==> flow/design.v <==
module mult32(input clk,
	      input rst,
	      input en,
	      input [31:0] a,
	      input [31:0] b,
	      output [31:0] z,
				output output_ready);
reg [49:0] temp_out ;
reg s_a, s_b, s_z;
reg [9:0] e_a, e_b, e_z;
reg [23:0] m_a, m_b, m_z;
reg guard, round, lonz;
reg [31:0] Z, temp2;
reg out_ready;
reg [31:0] z_q;
reg out_ready_q;
reg [5:0] diff2;
reg [15:0] val16;
reg [7:0] val8;
reg [3:0] val4;
always@(posedge clk)
begin
	if(rst == 1)
	begin
		Z = 32'd0;
		out_ready = 0;
	end
	else if(en == 0)
	begin
		out_ready = 0;
	end
	else if(en == 1)
	begin 
		s_a = a[31];
		s_b = b[31];
		e_a = a[30:23] - 127;
		e_b = b[30:23] - 127;
		m_a[22:0] = a[22:0];
		m_b[22:0] = b[22:0];
		m_a[23] = 1;
		m_b[23] = 1;
		if((e_a == 128 && m_a[22:0] != 0) || (e_b == 128 && m_b[22:0] != 0))
		begin
			Z[31] = 1;
			Z[30:23] = 8'hff;
			Z[22] = 1;
			Z[21:0] = 0;
			out_ready = 1;
		end
		else if(e_a == 128)
		begin
			if(($signed(e_b) == -127) && (m_b[22:0] == 0))
			begin
				Z[31] = 1;
				Z[30:23] = 8'hff;
				Z[22] = 1;
				Z[21:0] = 0;
				out_ready = 1;
			end
			else
			begin
				Z[31] = s_a ^ s_b;
				Z[30:23] = 8'hff;
				Z[22:0] = 0;
				out_ready = 1;
			end
		end
		else if(e_b == 128)
		begin
			if(($signed(e_a) == -127) && (m_a[22:0] == 0))
			begin
				Z[31] = 1;
				Z[30:23] = 8'hff;
				Z[22] = 1;
				Z[21:0] = 0;
				out_ready = 1;
			end
			else
			begin
				Z[31] = s_a ^ s_b;
				Z[30:23] = 8'hff;
				Z[22:0] = 0;
				out_ready = 1;
			end
		end
		else if($signed(e_a) == -127 && m_a[22:0] == 23'd0)  	
		begin	   
			Z[31] = s_a ^ s_b;
			Z[30:23] = 0;
			Z[22:0] = 0;
			out_ready = 1;
		end
		else if($signed(e_b) == -127 && m_b[22:0] == 23'd0)	
		begin	   
			Z[31] = s_a ^ s_b;
			Z[30:23] = 0;
			Z[22:0] = 0;
			out_ready = 1;
		end
		else
		begin
			s_z = s_a ^ s_b;
			e_z = e_a + e_b + 1;
			temp_out = m_a * m_b * 4;
			m_z = temp_out [49:26];
			guard = temp_out [25];
			round = temp_out [24];
			lonz = (temp_out[23:0] != 0);
			if(m_z[23] == 0)
			begin
				temp2 [23:0] = m_z[23:0];
				temp2 [31:24] = 0;
				if (temp2 == 0)
				begin 
					diff2 = 32;
				end
				else
				begin
    			diff2[5] = 1'b0;
  		  	diff2[4] = (temp2[31:16] == 16'b0);
    			val16 = diff2[4] ? temp2[15:0] : temp2[31:16];
    			diff2[3] = (val16[15:8] == 8'b0);
    			val8 = diff2[3] ? val16[7:0] : val16 [15:8];
    			diff2[2] = (val8[7:4] == 4'b0);
    			val4 = diff2[2] ? val8[3:0] : val8[7:4];
    			diff2[1] = (val4[3:2] == 2'b0);
    			diff2[0] = diff2[1] ? ~val4[1] : ~val4[3];
				end
				m_z = m_z << (diff2 - 8);
				e_z = e_z - (diff2 - 8);
			end
			if (guard && (round | lonz | m_z[0]))
			begin
				m_z = m_z + 1;
				if(m_z == 24'hffffff)
				begin
					e_z = e_z + 1;
				end
			end
			Z[22:0] = m_z [22:0];
			Z[31:23] = e_z [7:0] + 127;	
			Z[31] = s_z;
			if($signed(e_z) < -126)
			begin
				Z[31:0] = 0; 
			end
			if($signed(e_z) == -126 && m_z[23] == 0)
			begin
				Z[30:23] = 0;
			end	
			if($signed(e_z) > 127)
			begin
				Z[22:0] = 0;
				Z[30:23] = 8'hff;
				Z[31] = s_z;
			end
			out_ready = 1;		
		end
	end
	z_q <= Z;
	out_ready_q <= out_ready;
end
assign z = z_q;
assign output_ready = out_ready_q;
endmodule	
module adder32(input clk,
						 input rst,
						 input en,
						 input [31:0] a,
						 input [31:0] b,
						 output [31:0] z,
						 output output_ready);
reg s_a, s_b, s_z;
reg [9:0] e_a, e_b, e_z, e_min, diff;
reg [26:0] m_a, m_b;
reg [23:0] m_z;
reg [27:0] temp;
reg guard, round, lonz;
reg [31:0] Z, temp2;
reg out_ready;
reg [31:0] z_q;
reg out_ready_q;
reg [5:0] diff2;
reg [15:0] val16;
reg [7:0] val8;
reg [3:0] val4;
always@(posedge clk)
begin		
	if(rst == 1)
	begin
		diff = 0;
		diff2 = 0;
		Z = 32'd0;
		out_ready = 0;
		temp = 0;
	end
	else if (en == 0)
	begin
		out_ready = 0;
	end
	else if (en == 1)
	begin
		s_a = a[31];
		s_b = b[31];
		e_a = a[30:23] - 127;
		e_b = b[30:23] - 127;
		m_a[26] = 1;
		m_b[26] = 1;
		m_a [25:3]= a[22:0];
		m_b [25:3]= b[22:0];
		m_a [2:0] = 3'd0;
		m_b [2:0] = 3'd0;
		if((e_a == 128 && m_a[25:0] != 0) || (e_b == 128 && m_b[25:0] != 0))
		begin
			Z[31] = 1;
			Z[30:23] = 8'hff;
			Z[22] = 1;
			Z[21:0] = 0;
			out_ready = 1;
		end
		else if(e_a == 128)
		begin
			Z[31] = s_a;
			Z[30:23] = 8'hff;
			Z[22:0] = 0;
			out_ready = 1;
		end
		else if(e_b == 128)
		begin
			Z[31] = s_b;
			Z[30:23] = 8'hff;
			Z[22:0] = 0;
			out_ready = 1;
		end
		else if(($signed(e_a) == -127 && m_a[25:0] == 0) && ($signed(e_b) == -127 && m_b[25:0] == 0))
		begin	   
			Z[31] = s_a & s_b;
			Z[30:23] = 0;
			Z[22:0] = 0;
			out_ready = 1;
		end
		else if($signed(e_a) == -127 && m_a[25:0] == 0) 	
		begin	   
			Z[31] = s_b;
			Z[30:23] = e_b[7:0] + 127;
			Z[22:0] = m_b[25:3];
			out_ready = 1;
		end
		else if($signed(e_b) == -127 && m_b[25:0] == 0)  	
		begin	   
			Z[31] = s_a;
			Z[30:23] = e_a[7:0] + 127;
			Z[22:0] = m_a[25:3];
			out_ready = 1;
		end
		else if(($signed(e_a) == $signed(e_b)) && (m_a == m_b) && (s_a != s_b))			
		begin
			Z[31] = 0;
			Z[30:23] = 0;
			Z[22:0] = 0;
			out_ready = 1;
		end
		else
		begin
			if($signed(e_a) > $signed(e_b))
			begin
				diff = e_a - e_b;
				e_b = e_b + diff;
				m_b = m_b >> diff;
				m_b[0] = m_b[0] | m_b[1];
			end
			else if ($signed(e_a) < $signed(e_b))
			begin
				diff = e_b - e_a;
				e_a = e_a + diff;
				m_a = m_a >> diff;
				m_a[0] = m_a[0] | m_a[1];
			end
			e_z = e_a;
			if(s_a == s_b)
			begin
				temp = m_a + m_b;
				s_z = s_a;
			end
			else
			begin
				if(m_a >= m_b)
				begin
					temp = m_a - m_b;
					s_z = s_a;
				end
				else
				begin
					temp = m_b - m_a;
					s_z = s_b;
				end
			end
			if(temp[27] == 1)
			begin
				m_z = temp[27:4];
				e_z = e_z + 1;
				guard = temp[3];
				round = temp[2];
				lonz = temp[1] | temp[0];
			end
			else
			begin
				m_z = temp[26:3];
				guard = temp[2];
				round = temp[1];
				lonz = temp[0];
				m_z[0] = guard;
			end
			if(m_z [23] == 0)
			begin
				temp2 [23:0] = m_z;
				temp2 [31:24] = 0;
				if (temp2 == 0)
				begin 
					diff2 = 32;
				end
				else
				begin
    			diff2[5] = 1'b0;
  		  	diff2[4] = (temp2[31:16] == 16'b0);
    			val16 = diff2[4] ? temp2[15:0] : temp2[31:16];
    			diff2[3] = (val16[15:8] == 8'b0);
    			val8 = diff2[3] ? val16[7:0] : val16 [15:8];
    			diff2[2] = (val8[7:4] == 4'b0);
    			val4 = diff2[2] ? val8[3:0] : val8[7:4];
    			diff2[1] = (val4[3:2] == 2'b0);
    			diff2[0] = diff2[1] ? ~val4[1] : ~val4[3];
				end
				m_z = m_z << (diff2 - 8);
				e_z = e_z - (diff2 - 8);
			end
			if(guard && (round | lonz | m_z[0]))
			begin
				m_z = m_z + 1;
				if(m_z == 24'hffffff)
				begin
					e_z = e_z + 1;
				end
			end
			Z[22:0] = m_z [22:0];
			Z[30:23] = e_z[7:0] + 127;	
			Z[31] = s_z;
			if($signed(e_z) < -126)
			begin
				Z[31:0] = 0; 
			end
			if($signed(e_z) == -127 && m_z[23] == 0)
				Z[30:23] = 0;
			if ($signed(e_z) == -127 && m_z[23:0] == 24'h0)
			          Z[31] = 0;  
			if($signed(e_z) > 127)
			begin
				Z[22:0] = 0;
				Z[30:23] = 8'hff;
				Z[31] = s_z;
			end
			out_ready = 1;	
		end
	end
	z_q <= Z;
	out_ready_q <= out_ready;
end
assign z = z_q;
assign output_ready = out_ready_q;
endmodule
module PE (input [31:0] x, input [31:0] w, input [31:0] acc, output reg [31:0] res, input clk, output reg [31:0] wout);
  reg [31:0] S1;
  wire [31:0] addout,multout;
  always @(posedge clk) begin
    res <= addout;
    wout <= w;
  end
mult32 m1(.clk(clk),.en(1'b1),.rst(1'b0),.a(x),.b(w),.z(multout),.output_ready());
adder32 a1(.clk(clk),.en(1'b1),.rst(1'b0),.a(multout),.b(acc),.z(addout),.output_ready());
endmodule
Tool chain data of PE
What the tools print for PE, step after step.
Line numbers count from 1 in the design file above.
Library cell names are shortened.
A cell with - has no value.
- top: PE
- clock: clk
- cell library: sky130hd
- library corner: tt_025C_1v80

Word-level counts
Counts by Yosys on the flattened word-level netlist (proc, flatten, opt, wreduce; memories kept). Register bits leave out memories and registers merged into their read ports (data or address). Print and check cells are left out. Cells with the same type and inputs are merged into one.
- add/subtract/negate cells at 25
- multiplexer cells: 295
- noted shift operators: 4
- div/mod/pow operators at 0
- noted reduce/logical cells: 42
- noted equality and inequality tests: 16
- bitwise gates (word level): 15
- noted $mul: 1
- noted magnitude comparators: 7
- operators with widths (cell ; number):
    24-bit by 24-bit multiplier with 48-bit output ; 1
    24-bit two-way mux ; 28
    10-bit two-way mux ; 47
    23-bit two-way mux ; 18
    28-bit two-way mux ; 9
    26-bit two-way mux ; 9
    27-bit two-way mux ; 8
    1-bit two-way mux ; 156
    32-bit two-way mux ; 4
    8-bit two-way mux ; 12
    23-bit logical NOT ; 4
    23-bit nonzero test ; 4
    24-bit logical NOT ; 3
    24-bit by 32-bit left shift with 24-bit output ; 2
    10-bit by 8-bit equality test with 1-bit output with constant B ; 6
    27-bit by 27-bit subtractor with 28-bit output ; 2
    27-bit by 10-bit >> shifter with 27-bit output ; 2
    24-bit by 1-bit adder with 24-bit output with constant B ; 2
    24-bit equality test with constant B ; 2
    10-bit by 1-bit adder with 10-bit output with constant B ; 4
    8-bit by 7-bit subtractor with 9-bit output with constant B ; 4
    9-bit by 8-bit equality test with 1-bit output with constant B ; 4
    8-bit by 7-bit adder with 8-bit output with constant B ; 4
    8-bit logical NOT ; 4
    16-bit two-way mux ; 2
    27-bit by 27-bit adder with 28-bit output ; 1
    27-bit greater-or-equal comparator ; 1
    24-bit nonzero test ; 1
Other operator kinds: 25; their cells: 61.
- noted RAM bits: 0
- noted latch bits: 0
- flip-flop bits (word level): 128
- bits in read-only memories: 0
- noted memories kept: 0
- output and inout bits: 64
- word-level cells: 413
- clocked read ports x word width: 0
- bits of input ports at 97

Logic depth
Longest topological path by Yosys (ltp), each cell counted once; first at word level (registers and memories cut), then after technology mapping (sequential cells cut; the memories' decode and read muxes count).
- word-level depth: 79
- noted ABC_AREA: 0
- depth in mapped cells: 74
- gate-level depth less buffers: 65

Mapped cells and area
Yosys stat after the flow's synthesis: flattened, memories mapped to cells. It holds for the ABC_AREA given above (unset counts as 0); a run with the other value may have another netlist.
The area totals of this step are shown rounded.
- buffers: 332
- sequential part of the area: 2600 um^2
- noted mapped cells: 5783
- synthesis area at 44000 um^2
- noted mapped flip-flops: 128
- cell types (type ; number ; total area (um^2)):
    fa_1 ; 489 ; 9.79E+03
    ha_1 ; 317 ; 3.97E+03
    nand2_1 ; 717 ; 2.69E+03
    dfxtp_1 ; 128 ; 2.56E+03
    inv_1 ; 649 ; 2.44E+03
    and2_1 ; 273 ; 1.71E+03
    nor2_1 ; 425 ; 1595.28
    a21oi_1 ; 315 ; 1.58E+03
    xnor2_1 ; 176 ; 1.54E+03
    o21ai_0 ; 225 ; 1126.08
    mux2i_1 ; 106 ; 1.06E+03
    clkbuf_1 ; 262 ; 983.443
    nand3_1 ; 159 ; 795.763
    nor3_1 ; 133 ; 665.638
    a211oi_1 ; 74 ; 555.533
    xor2_1 ; 62 ; 543.021
    a21o_1 ; 70 ; 525.504
    o211ai_1 ; 67 ; 502.982
Other cell types: 112; their cells: 1136.
The figures by module come from a second, unflattened synthesis with its own total; it is not the netlist above.
- noted cell total of the unflattened synthesis: 6136
- area total of the unflattened synthesis: 46000 um^2
Each row is one instance without its submodules.
- modules (module ; area (um^2) ; seq. area (um^2) ; times used ; cells):
    mult32 ; 26000 ; 660 ; 1 ; 3112
    adder32 ; 19000 ; 660 ; 1 ; 2958
    PE ; 1300 ; 1300 ; 1 ; 66

Timing after synthesis
Source: OpenSTA report_checks on the synthesized netlist (no wires, ideal clock, input and output delay 20% of the period each), path of least setup slack; recovery checks are left aside. Register names are those of the netlist, which keeps one name where synthesis merged equal registers.
- path kind: input to register
- start: in acc[27]
- end: reg a1.z_q[28]
- library setup time at 0.058 ns
- noted external input delay: 3.600 ns
- data required time: 17.942 ns
- noted stages on the path: 71
- clock period at 18.0 ns
- noted path buffers: 9
- arrival time at 16.735 ns
- delay of the path: 13.193 ns
- path slack at 1.207 ns
- time at the first pin at 3.600 ns
- synthesis period reached: 16.793 ns
"delay of the path" = arrival - input delay + setup time.
"stages on the path": output pins that drive a net of the path, with the launching flip-flop's if there is one; two outputs of one cell count as two.
"synthesis period reached" is the clock period less the worst setup slack; recovery checks do not enter. This is arithmetic on one report: input and output delays are still those of the set period (20% each).
Between the ends stands the longest chain of elaborated cells between them, by number of cells; it is not shown to be the way that was timed. Of several equally long chains one is given.
A line is the first line of the expression or statement that the cell stems from. Yosys adds cells for indexed reads and writes and turns some case tables into memories.
- cell sequence: buf_2 nand2_1 nor2_1 xnor2_1 inv_1 ha_1 inv_1 nor3_1 a221o_1 o211ai_2 a31o_2 buf_2 nor2_1 clkbuf_1 buf_1 buf_1 a21oi_1 nand2_1 [35 not listed] ha_1 and2_1 and2_1 buf_2 xnor2_1 nand4_1 a2111oi_0 nand3_1 nor3_1 xnor2_1 inv_1 ha_1 nand2_1 o211a_1 a2111oi_2 or4_1 a31oi_1 a211o_1
- cells in the longest elaborated chain at 77
- elaborated cells between the ends (all ways) at 239
- classes of those cells: add/sub (14); compare (5); eq/ne (5); shift (3); mux (190); logic (8); reduce/logical (14)
- ends and longest elaborated chain, post-synthesis (element ; RTL line ; text):
    start: declaration ; 371 ; module PE (input [31:0] x, input [31:0] w, input [31:0] acc, output reg [31:0] res, input clk, output reg [31: ...
    8-bit by 7-bit subtractor with 9-bit output ; 206 ; e_b = b[30:23] - 127;
    9-bit by 9-bit subtractor with 10-bit output ; 274 ; diff = e_b - e_a;
    27-bit by 10-bit >> shifter with 27-bit output ; 276 ; m_a = m_a >> diff;
    1-bit OR ; 277 ; m_a[0] = m_a[0] | m_a[1];
    1-bit two-way mux ; 272 ; else if ($signed(e_a) < $signed(e_b))
    27-bit two-way mux ; 265 ; if($signed(e_a) > $signed(e_b))
    27-bit two-way mux ; 256 ; else if(($signed(e_a) == $signed(e_b)) && (m_a == m_b) && (s_a != s_b))
    [63 not listed] ; - ;
    32-bit two-way mux ; 348 ; if($signed(e_z) < -126)
    8-bit two-way mux ; 352 ; if($signed(e_z) == -127 && m_z[23] == 0)
    8-bit two-way mux ; 356 ; if($signed(e_z) > 127)
    8-bit two-way mux ; 256 ;
    8-bit two-way mux ; 249 ; else if($signed(e_b) == -127 && m_b[25:0] == 0)
    8-bit two-way mux ; 242 ; else if($signed(e_a) == -127 && m_a[25:0] == 0)
    8-bit two-way mux ; 235 ; else if(($signed(e_a) == -127 && m_a[25:0] == 0) && ($signed(e_b) == -127 && m_b[25:0] == 0))
    end: assignment ; 365 ; z_q <= Z;
    end: declaration ; 181 ; reg [31:0] z_q;

Path in the finished layout
From the final timing report of stored run 1: the path of least setup slack in the routed layout; clock arrival at registers is part of the times.
- path kind: input to register
- start: in acc[23]
- end: reg a1.z_q[9]
- clock period at 29.2 ns
- arrival time at 25.53 ns
- noted external input delay: 5.84 ns
- time at the first pin at 5.84 ns
- data required time: 29.67 ns
- noted stages on the path: 54
- path slack at 4.14 ns
- library setup time at 0.11 ns
- noted path buffers: 5
Between the ends stands the longest chain of elaborated cells between them, by number of cells; it is not shown to be the way that was timed. Of several equally long chains one is given.
- cell sequence: clkdlybuf4s50_1 nand3_2 nor2_1 xnor2_1 inv_1 ha_1 inv_1 a21oi_1 a221o_1 o211ai_2 a31o_2 buf_4 nor2_4 o311ai_0 a21oi_1 a21oi_1 or2_2 nor2_1 [18 not listed] o2bb2ai_2 o211a_1 o21ai_4 buf_4 inv_2 nand2_1 a31oi_1 o211ai_1 a21oi_1 and4_1 and3_1 o2111ai_2 or3_4 a32oi_2 a211o_1 a31o_2 o2111ai_1 a211oi_1
- cells in the longest elaborated chain at 75
- elaborated cells between the ends (all ways) at 232
- classes of those cells: add/sub (12); compare (5); eq/ne (4); shift (3); mux (188); logic (7); reduce/logical (13)
- ends and longest elaborated chain, after layout (element ; RTL line ; text):
    start: declaration ; 371 ; module PE (input [31:0] x, input [31:0] w, input [31:0] acc, output reg [31:0] res, input clk, output reg [31: ...
    8-bit by 7-bit subtractor with 9-bit output ; 206 ; e_b = b[30:23] - 127;
    9-bit by 9-bit subtractor with 10-bit output ; 274 ; diff = e_b - e_a;
    27-bit by 10-bit >> shifter with 27-bit output ; 276 ; m_a = m_a >> diff;
    1-bit OR ; 277 ; m_a[0] = m_a[0] | m_a[1];
    1-bit two-way mux ; 272 ; else if ($signed(e_a) < $signed(e_b))
    27-bit two-way mux ; 265 ; if($signed(e_a) > $signed(e_b))
    27-bit two-way mux ; 256 ; else if(($signed(e_a) == $signed(e_b)) && (m_a == m_b) && (s_a != s_b))
    [61 not listed] ; - ;
    10-bit two-way mux ; 213 ; if((e_a == 128 && m_a[25:0] != 0) || (e_b == 128 && m_b[25:0] != 0))
    10-bit by 8-bit less-than comparator with 1-bit output ; 348 ; if($signed(e_z) < -126)
    32-bit two-way mux ; 348 ;
    23-bit two-way mux ; 356 ; if($signed(e_z) > 127)
    23-bit two-way mux ; 256 ;
    23-bit two-way mux ; 249 ; else if($signed(e_b) == -127 && m_b[25:0] == 0)
    23-bit two-way mux ; 242 ; else if($signed(e_a) == -127 && m_a[25:0] == 0)
    end: assignment ; 365 ; z_q <= Z;
    end: declaration ; 181 ; reg [31:0] z_q;

## Implementation results

Flow measurements of PE on sky130hd: 6 stored runs with different settings, listed in no order. Input and output delays are each 20% of the period that was set; the output load is 0.01 pF.
By "clock period achieved" is meant the clock period of the run minus its worst setup slack. This is arithmetic on one report: input and output delays are still those of the set period (20% each).
"critical path time" is the time allowed to the run's worst setup path (the clock period less input and output delay, where it has them) less its slack. Clock arrival times count: a late capture clock shortens it, a late launch clock lengthens it.
The measured numbers are rounded.

Stored run 1
Settings were CELL_PAD_IN_SITES_DETAIL_PLACEMENT = 2; CELL_PAD_IN_SITES_GLOBAL_PLACEMENT = 3; CORE_ASPECT_RATIO = 0.59; CORE_UTILIZATION = 17; GPL_ROUTABILITY_DRIVEN = 0; MAX_ROUTING_LAYER = met4; SLEW_MARGIN = 35; period_ns = 29.2; CAP_MARGIN = 20; CORE_MARGIN = 2
- cell area after synthesis at 44000 um^2
- die size at 260000 um^2
- worst setup slack after layout: 4.1 ns
- noted the critical path time: 19.22 ns
- worst setup path type: input to register
- total negative setup slack at 0.000 ns
- utilization in the final report at 20%
- noted the clock period achieved: 25.060 ns
- worst hold slack: 0.33 ns
- standard-cell area after routing: 50000 um^2

Stored run 2
Settings were CAP_MARGIN = 5; CELL_PAD_IN_SITES_DETAIL_PLACEMENT = 0; CELL_PAD_IN_SITES_GLOBAL_PLACEMENT = 3; CORE_ASPECT_RATIO = 0.59; CORE_MARGIN = 5; CORE_UTILIZATION = 17; CTS_CLUSTER_DIAMETER = 299; GPL_ROUTABILITY_DRIVEN = 1; GPL_TIMING_DRIVEN = 0; MAX_ROUTING_LAYER = met5; MIN_ROUTING_LAYER = met1; SLEW_MARGIN = 35; TNS_END_PERCENT = 10; period_ns = 20.6
- cell area after synthesis at 44000 um^2
- die size at 270000 um^2
- worst setup slack after layout: 0.37 ns
- noted the critical path time: 16.11 ns
- worst setup path type: input to register
- total negative setup slack at 0.000 ns
- utilization in the final report at 20%
- noted the clock period achieved: 20.226 ns
- worst hold slack: 0.32 ns
- standard-cell area after routing: 52000 um^2

Stored run 3
Settings were ABC_AREA = 1; CELL_PAD_IN_SITES_DETAIL_PLACEMENT = 2; CORE_ASPECT_RATIO = 1.01; CORE_UTILIZATION = 36; CTS_CLUSTER_SIZE = 35; GPL_ROUTABILITY_DRIVEN = 1; MAX_ROUTING_LAYER = met5; MIN_ROUTING_LAYER = met1; PLACE_DENSITY_LB_ADDON = 0.16; SETUP_SLACK_MARGIN = 0.62; period_ns = 12.6; CAP_MARGIN = 20; CORE_MARGIN = 2; SLEW_MARGIN = 20
- unfinished; error DPL-0033 in placement

Stored run 4
Settings were CORE_UTILIZATION = 40; period_ns = 18.6; CAP_MARGIN = 20; CORE_MARGIN = 2; SLEW_MARGIN = 20
- cell area after synthesis at 44000 um^2
- die size at 110000 um^2
- worst setup slack after layout: 0.83 ns
- noted the critical path time: 14.05 ns
- worst setup path type: input to register
- total negative setup slack at 0.000 ns
- utilization in the final report at 46%
- noted the clock period achieved: 17.765 ns
- worst hold slack: 0.31 ns
- standard-cell area after routing: 50000 um^2

Stored run 5
Settings were CAP_MARGIN = 20; CELL_PAD_IN_SITES_DETAIL_PLACEMENT = 2; CELL_PAD_IN_SITES_GLOBAL_PLACEMENT = 0; CORE_ASPECT_RATIO = 1.48; CORE_UTILIZATION = 63; CTS_CLUSTER_SIZE = 42; MAX_ROUTING_LAYER = met5; MIN_ROUTING_LAYER = met1; PLACE_DENSITY = 0.52; SLEW_MARGIN = 25; period_ns = 16.3; CORE_MARGIN = 2
- unfinished; error DPL-0033 in placement

Stored run 6
Settings were CELL_PAD_IN_SITES_DETAIL_PLACEMENT = 1; CORE_UTILIZATION = 34; CTS_CLUSTER_DIAMETER = 127; GPL_ROUTABILITY_DRIVEN = 1; GPL_TIMING_DRIVEN = 0; MAX_ROUTING_LAYER = met5; PLACE_DENSITY_LB_ADDON = 0.15; SETUP_SLACK_MARGIN = -0.09; TNS_END_PERCENT = 40; period_ns = 18.9; CAP_MARGIN = 20; CORE_MARGIN = 2; SLEW_MARGIN = 20
- cell area after synthesis at 44000 um^2
- die size at 130000 um^2
- worst setup slack after layout: 0.24 ns
- noted the critical path time: 14.88 ns
- worst setup path type: input to register
- total negative setup slack at 0.000 ns
- utilization in the final report at 39%
- noted the clock period achieved: 18.663 ns
- worst hold slack: 0.32 ns
- standard-cell area after routing: 50000 um^2
